==> flow/design.v <==
`timescale 1ns / 1ps
module awstm(
        pps,
        tevt,
        evt,
        rst_n,
        clk
    );
    input pps;
    input [31:0] tevt;
    output [31:0] evt;
    input rst_n;
    input clk;
    reg r_pps, r_awspps;
    reg [26:0] r_tcyc;       
    reg [26:0] r_td;         
    reg [30:0] r_awstm;      
    reg [30:0] r_tmev_next;  
    reg [31:0] r_set_tmev;  
    reg [10:0] r_tcor;       
    reg [10:0] r_tcor_max;   
    reg r_pps_lock;          
    wire evt_pps;            
    parameter [26:0] p_cyc_per_sec  = 27'd9_999;   
    parameter [26:0] p_pps_to       = 27'd14_999;  
    parameter [30:0] p_awstm_max    = 31'd99_999;   
    assign evt = r_set_tmev;
    assign evt_pps = pps & ~r_pps;
    wire [26:0] td_abs;
    wire [25:0] tmp1_td_abs;
    wire [25:0] tmp2_td_abs;
    wire [10:0] tmp_tcor_max;
    assign td_abs = (r_td[26] ? (~r_td + 17'd1): r_td);
    genvar i;
    assign tmp1_td_abs[25] = td_abs[25];  
    generate 
        for(i = 24; i >= 0; i=i-1) begin :g_tmp1_td_abs
            assign tmp1_td_abs[i] = td_abs[i+1] | td_abs[i];  
        end 
    endgenerate
    assign tmp2_td_abs[25] = tmp1_td_abs[25];
    generate
        for(i = 24; i >= 0; i=i-1) begin: g_tmp2_td_abs
            assign tmp2_td_abs[i] = tmp1_td_abs[i+1] ^ tmp1_td_abs[i];
        end
    endgenerate
    assign tmp_tcor_max[2:0] = 3'b000;
    generate 
        for(i = 0; i < 7; i=i+1) begin: g_tmp_tcor_max
            assign tmp_tcor_max[i+3] = tmp2_td_abs[25-i]; 
        end
    endgenerate
    assign tmp_tcor_max[10] = (tmp1_td_abs[20] & !tmp2_td_abs[20] ? 1'b0 : 1'b1); 
    always @(posedge clk or negedge rst_n) begin
        if(rst_n == 1'b0) begin
            r_pps <= 1'b0;
            r_awspps <= 1'b0;
            r_pps_lock <= 1'b0;
            r_tcyc <= 27'd0;
            r_td <= 27'd0;
            r_tcor <= 11'd0;
            r_tcor_max <= 11'd1024;
            r_awstm <= 31'd0;
            r_tmev_next <= 31'd0;
            r_set_tmev <= 32'd0;
        end else begin
            r_pps <= pps;
            r_tcyc <= r_tcyc + 1;
            r_tcor_max <= tmp_tcor_max;
            if(r_tcor >= r_tcor_max) begin
                r_tcor <= 10'd0;
            end else begin
                r_tcor <= r_tcor + 1;
            end
            if(r_tcyc == p_cyc_per_sec) begin
                r_awspps <= 1'b1;
            end else begin
                r_awspps <= 1'b0;
            end
            if(evt_pps) begin
                r_pps_lock <= 1'b1;
                r_tcyc <= 27'd0;
                r_td <= r_td + p_cyc_per_sec + ~r_tcyc + 27'd1;
            end else begin
                if(r_tcyc == p_pps_to) begin  
                    r_pps_lock <= 1'b0;
                    r_tcyc <= (p_pps_to - p_cyc_per_sec);     
                end                
            end
            if(r_awstm >= p_awstm_max) begin
                r_awstm <= 31'd0;
            end else begin
                if(r_tcor == r_tcor_max) begin
                    if(r_td[26]) begin  
                        r_awstm <= r_awstm;
                        r_td <= r_td + 27'd1;
                    end else begin  
                        r_awstm <= r_awstm + 31'd2;
                        r_td <= r_td - 27'd1;
                    end
                end else begin
                    r_awstm <= r_awstm + 31'd1;
                end
            end
            if(r_tmev_next == r_awstm || (r_tmev_next + 31'd1) == r_awstm) begin
                r_set_tmev <= {r_pps_lock, r_awstm};
                r_tmev_next <= r_tmev_next + tevt;
            end
            if(r_tmev_next > p_awstm_max) begin
                r_tmev_next <= r_tmev_next + ~p_awstm_max + 31'd1;
            end             
        end
    end
endmodule
From RTL to reports: awstm
The steps from the RTL of awstm to its reports follow in flow order.
Line numbers count from 1 in the design file above.
Operators carry their Yosys type and port widths (W data, S select, Z words).
Library cell names are shortened.
The mark - stands for no value.
- top: awstm
- clock input: clk
- library: sky130hd
- library corner: tt_025C_1v80

Word level
Yosys after proc, flatten, opt, wreduce and memory -nomap, before mapping. Memory bits, and registers merged into a memory's read port (data or address), are not among the register bits. Print and check cells are not counted. Equal cells are merged and count once.
- noted bits in registers: 169
- noted latch bits: 0
- memory bits (writable) at 0
- memory bits (read-only): 0
- clocked read ports x word width: 0
- memories: 0
- noted input port bits: 35
- noted output and inout port bits: 32
- add/sub/neg operators: 14
- multipliers: 0
- noted divide/modulo/power cells: 0
- $lt $le $gt $ge: 3
- equality and inequality tests at 5
- noted shift-type cells: 0
- noted muxes and demuxes: 16
- bitwise gates (word level): 17
- reductions and logical operators: 4
- operators with widths (cell ; number):
    $mux W27 ; 6
    $mux W31 ; 5
    $add A31 B1 Y31 const B ; 3
    $add A27 B1 Y27 const B ; 3
    $eq A31 B31 Y1 ; 2
    $ge A31 B17 Y1 const B ; 1
    $gt A31 B17 Y1 const B ; 1
    $add A31 B2 Y31 const B ; 1
    $add A31 B31 Y31 ; 1
    $add A31 B31 Y31 const B ; 1
    $sub A27 B1 Y27 const B ; 1
    $add A27 B14 Y27 const B ; 1
    $eq A27 B14 Y1 const B ; 1
    $add A27 B27 Y27 ; 1
    $not A27 Y27 ; 1
    $add A26 B1 Y26 const B ; 1
    $not A26 Y26 ; 1
    $mux W26 ; 1
    $add A11 B1 Y11 const B ; 1
    $ge A11 B11 Y1 ; 1
    $eq A11 B11 Y1 ; 1
    $mux W11 ; 1
    $or A1 B1 Y1 ; 6
    $xor A1 B1 Y1 ; 6
    $reduce_bool A2 Y1 ; 2
    $ne A3 B3 Y1 const B ; 1
    $mux W1 ; 3
    $and A1 B1 Y1 ; 2
Not listed: further kinds 3, cells in them 3.

Longest topological paths
Yosys ltp: most cells in a row. Word level: on the elaborated netlist, between registers, memories and ports. Mapped: between sequential cells and ports; inverters and the memories' decode and read muxes count.
- depth in word-level cells: 8
- ABC_AREA at 0
- mapped depth: 15

After synthesis
Yosys stat after the flow's synthesis: flattened, memories mapped to cells. It holds for the ABC_AREA given above (unset counts as 0); a run with the other value may have another netlist.
- cells by type (type ; number ; area in all (um2)):
    dfrtp_1 ; 168 ; 4.2E+03
    ha_1 ; 121 ; 1.51E+03
    xnor2_1 ; 103 ; 902.115
    xor2_1 ; 81 ; 709.43
    a21oi_1 ; 117 ; 585.562
    nor2_1 ; 142 ; 533.011
    nand2_1 ; 120 ; 450.432
    mux2_4 ; 25 ; 375.36
    o21ai_0 ; 69 ; 345.331
    nand3_1 ; 62 ; 310.298
    inv_1 ; 78 ; 292.781
    a21o_1 ; 34 ; 255.245
    nand4_1 ; 40 ; 250.24
    a211oi_1 ; 29 ; 217.709
    nor3_1 ; 39 ; 195.187
    clkbuf_1 ; 46 ; 172.666
    nor4_1 ; 24 ; 150.144
    and3_1 ; 20 ; 125.12
Other cell types: 62; their cells: 269.
- noted cells in the netlist: 1587
- mapped area at 13724.4 um2
- flip-flop cells: 169
- buffer cells at 72

Worst setup path after synthesis
Path of least setup slack by OpenSTA after synthesis, without wires, with an ideal clock, recovery checks aside; 20% of the period is set as input and as output delay. Where synthesis merged equal registers, the netlist keeps one of their names.
- kind: register to register
- start point: reg r_td[26]
- end point: reg r_td[25]
- period: 6.0 ns
- arrival time: 3.471 ns
- required time at 5.859 ns
- path slack at 2.388 ns
- delay of the path at 3.612 ns
- stages: 13
- period reached after synthesis at 3.612 ns
"delay of the path" = arrival - input delay + setup time.
"stages": output pins that drive a net of the path, with the launching flip-flop's if there is one; two outputs of one cell count as two.
"period reached after synthesis" = period - worst setup slack (recovery checks aside). The figure is calculated, with input and output delays left at 20% of the set period.
The rows between start and end are the longest chain of elaborated cells between them; the timing report does not say that the signal goes this way. Where chains are equally long, one stands for them.
A line is the first line of the expression or statement that the cell stems from. Yosys adds cells for indexed reads and writes and turns some case tables into memories.
At most two assigning lines are given for a register; there are more.
- path through: dfrtp_1 -> clkbuf_1 -> inv_1 -> ha_1 -> a2111oi_0 -> o21a_1 -> o311ai_1 -> a211oi_1 -> o21ai_1 -> a21o_1 -> a2111oi_0 -> a41o_1 -> a221oi_1
- noted length of the longest elaborated chain: 3
- elaborated cells on any way between the ends at 3
- noted source lines of those cells: 3
- those cells by class: 3 x mux
- ends and longest elaborated chain, post-synthesis (element ; line ; RTL):
    start, declared ; 16 ; reg [26:0] r_td;
    start, assigned ; 83 ; r_td <= r_td + p_cyc_per_sec + ~r_tcyc + 27'd1;
    start, assigned ; 96 ; r_td <= r_td + 27'd1;
    $mux W27 ; 94 ; if(r_td[26]) begin
    $mux W27 ; 93 ; if(r_tcor == r_tcor_max) begin
    $mux W27 ; 90 ; if(r_awstm >= p_awstm_max) begin
    end, assigned ; 83 ;
    end, assigned ; 96 ;
    end, declared ; 16 ;

Worst path after layout
From the final timing report of stored run 1: the path of least setup slack in the routed layout; clock arrival at registers is part of the times.
- kind: register to register
- start point: reg r_tmev_next[0]
- end point: reg r_tmev_next[8]
- period: 6.0 ns
- arrival time: 4.52 ns
- required time at 6.33 ns
- path slack at 1.80 ns
- stages: 13
The rows between start and end are the longest chain of elaborated cells between them; the timing report does not say that the signal goes this way. Where chains are equally long, one stands for them.
At most two assigning lines are given for a register; there are more.
- path through: dfrtp_1 -> ha_1 -> nand4_1 -> nor4_4 -> nand4_1 -> xnor2_1 -> o2111ai_1 -> nor3_1 -> a41oi_4 -> buf_4 -> nand2_1 -> o21ai_1 -> a221o_1
- noted length of the longest elaborated chain: 5
- elaborated cells on any way between the ends at 11
- noted source lines of those cells: 4
- those cells by class: 4 x add/sub; 1 x compare; 2 x eq/ne; 2 x mux; 2 x reduce/logical
- ends and longest elaborated chain, after layout (element ; line ; RTL):
    start, declared ; 18 ; reg [30:0] r_tmev_next;
    start, assigned ; 107 ; r_tmev_next <= r_tmev_next + tevt;
    start, assigned ; 110 ; r_tmev_next <= r_tmev_next + ~p_awstm_max + 31'd1;
    $add A31 B1 Y31 ; 105 ; if(r_tmev_next == r_awstm || (r_tmev_next + 31'd1) == r_awstm) begin
    $eq A31 B31 Y1 ; 105 ;
    $logic_or A1 B1 Y1 ; 105 ;
    $mux W31 ; 105 ;
    $mux W31 ; 109 ; if(r_tmev_next > p_awstm_max) begin
    end, assigned ; 107 ;
    end, assigned ; 110 ;
    end, declared ; 18 ;

# Flow runs of awstm

Module awstm, platform sky130hd: 4 stored runs of the flow (Yosys, OpenROAD) with differing settings, in no particular order. Input and output delays are each 20% of the period that was set; the output load is 0.01 pF.
"period achieved" = clock period - worst setup slack. The figure is calculated, with input and output delays left at 20% of the set period.
"critical path time" is the time allowed to the run's worst setup path (the clock period less input and output delay, where it has them) less its slack. Clock arrival times count: a late capture clock shortens it, a late launch clock lengthens it.
"total power of the final layout" is the tool's figure for a default switching activity; nothing was simulated.

Stored run 1
Settings were CELL_PAD_IN_SITES_GLOBAL_PLACEMENT = 1; CORE_MARGIN = 7; CORE_UTILIZATION = 43; CTS_CLUSTER_DIAMETER = 217; MAX_ROUTING_LAYER = met4; period_ns = 6.0; CAP_MARGIN = 20; SLEW_MARGIN = 20
- sum of negative setup slack at 0.000 ns
- die footprint at 37115.9 um2
- critical path time at 4.20 ns
- class of the worst setup path: register to register
- noted the worst setup slack after layout: 1.804 ns
- period achieved: 4.196 ns
- noted the post-synthesis cell area: 13724.4 um2
- noted the standard-cell area after routing: 15277.2 um2
- noted the final utilization: 48.5%
- total power of the final layout: 7443 µW

Stored run 2
Settings were ABC_AREA = 0; CELL_PAD_IN_SITES_DETAIL_PLACEMENT = 2; CELL_PAD_IN_SITES_GLOBAL_PLACEMENT = 0; CORE_ASPECT_RATIO = 1.42; CORE_MARGIN = 9; CORE_UTILIZATION = 21; CTS_CLUSTER_SIZE = 11; GPL_ROUTABILITY_DRIVEN = 0; GPL_TIMING_DRIVEN = 0; MIN_ROUTING_LAYER = met1; PLACE_DENSITY_LB_ADDON = 0.03; SETUP_SLACK_MARGIN = 0.22; SLEW_MARGIN = 10; TNS_END_PERCENT = 85; period_ns = 2.52; CAP_MARGIN = 20
- sum of negative setup slack at -53.319 ns
- die footprint at 75022.3 um2
- critical path time at 3.30 ns
- class of the worst setup path: register to register
- noted the worst setup slack after layout: -0.775 ns
- period achieved: 3.295 ns
- noted the post-synthesis cell area: 13724.4 um2
- noted the standard-cell area after routing: 20259.4 um2
- noted the final utilization: 31.4%
- total power of the final layout: 24802 µW

Stored run 3
Settings were ABC_AREA = 1; CELL_PAD_IN_SITES_GLOBAL_PLACEMENT = 1; CORE_MARGIN = 7; CORE_UTILIZATION = 43; CTS_CLUSTER_DIAMETER = 109; MAX_ROUTING_LAYER = met4; SLEW_MARGIN = 35; period_ns = 6.0; CAP_MARGIN = 20
- sum of negative setup slack at 0.000 ns
- die footprint at 41404.1 um2
- critical path time at 2.73 ns
- class of the worst setup path: input to register
- noted the worst setup slack after layout: 2.069 ns
- period achieved: 3.931 ns
- noted the post-synthesis cell area: 15438.6 um2
- noted the standard-cell area after routing: 17135.2 um2
- noted the final utilization: 48.3%
- total power of the final layout: 6213 µW

Stored run 4
Settings were CORE_UTILIZATION = 40; PLACE_DENSITY = 0.6; period_ns = 4.27; CAP_MARGIN = 20; CORE_MARGIN = 2; SLEW_MARGIN = 20
- sum of negative setup slack at 0.000 ns
- die footprint at 35808.0 um2
- critical path time at 2.98 ns
- class of the worst setup path: input to register
- noted the worst setup slack after layout: 0.434 ns
- period achieved: 3.836 ns
- noted the post-synthesis cell area: 13724.4 um2
- noted the standard-cell area after routing: 15511.1 um2
- noted the final utilization: 46.0%
- total power of the final layout: 10651 µW
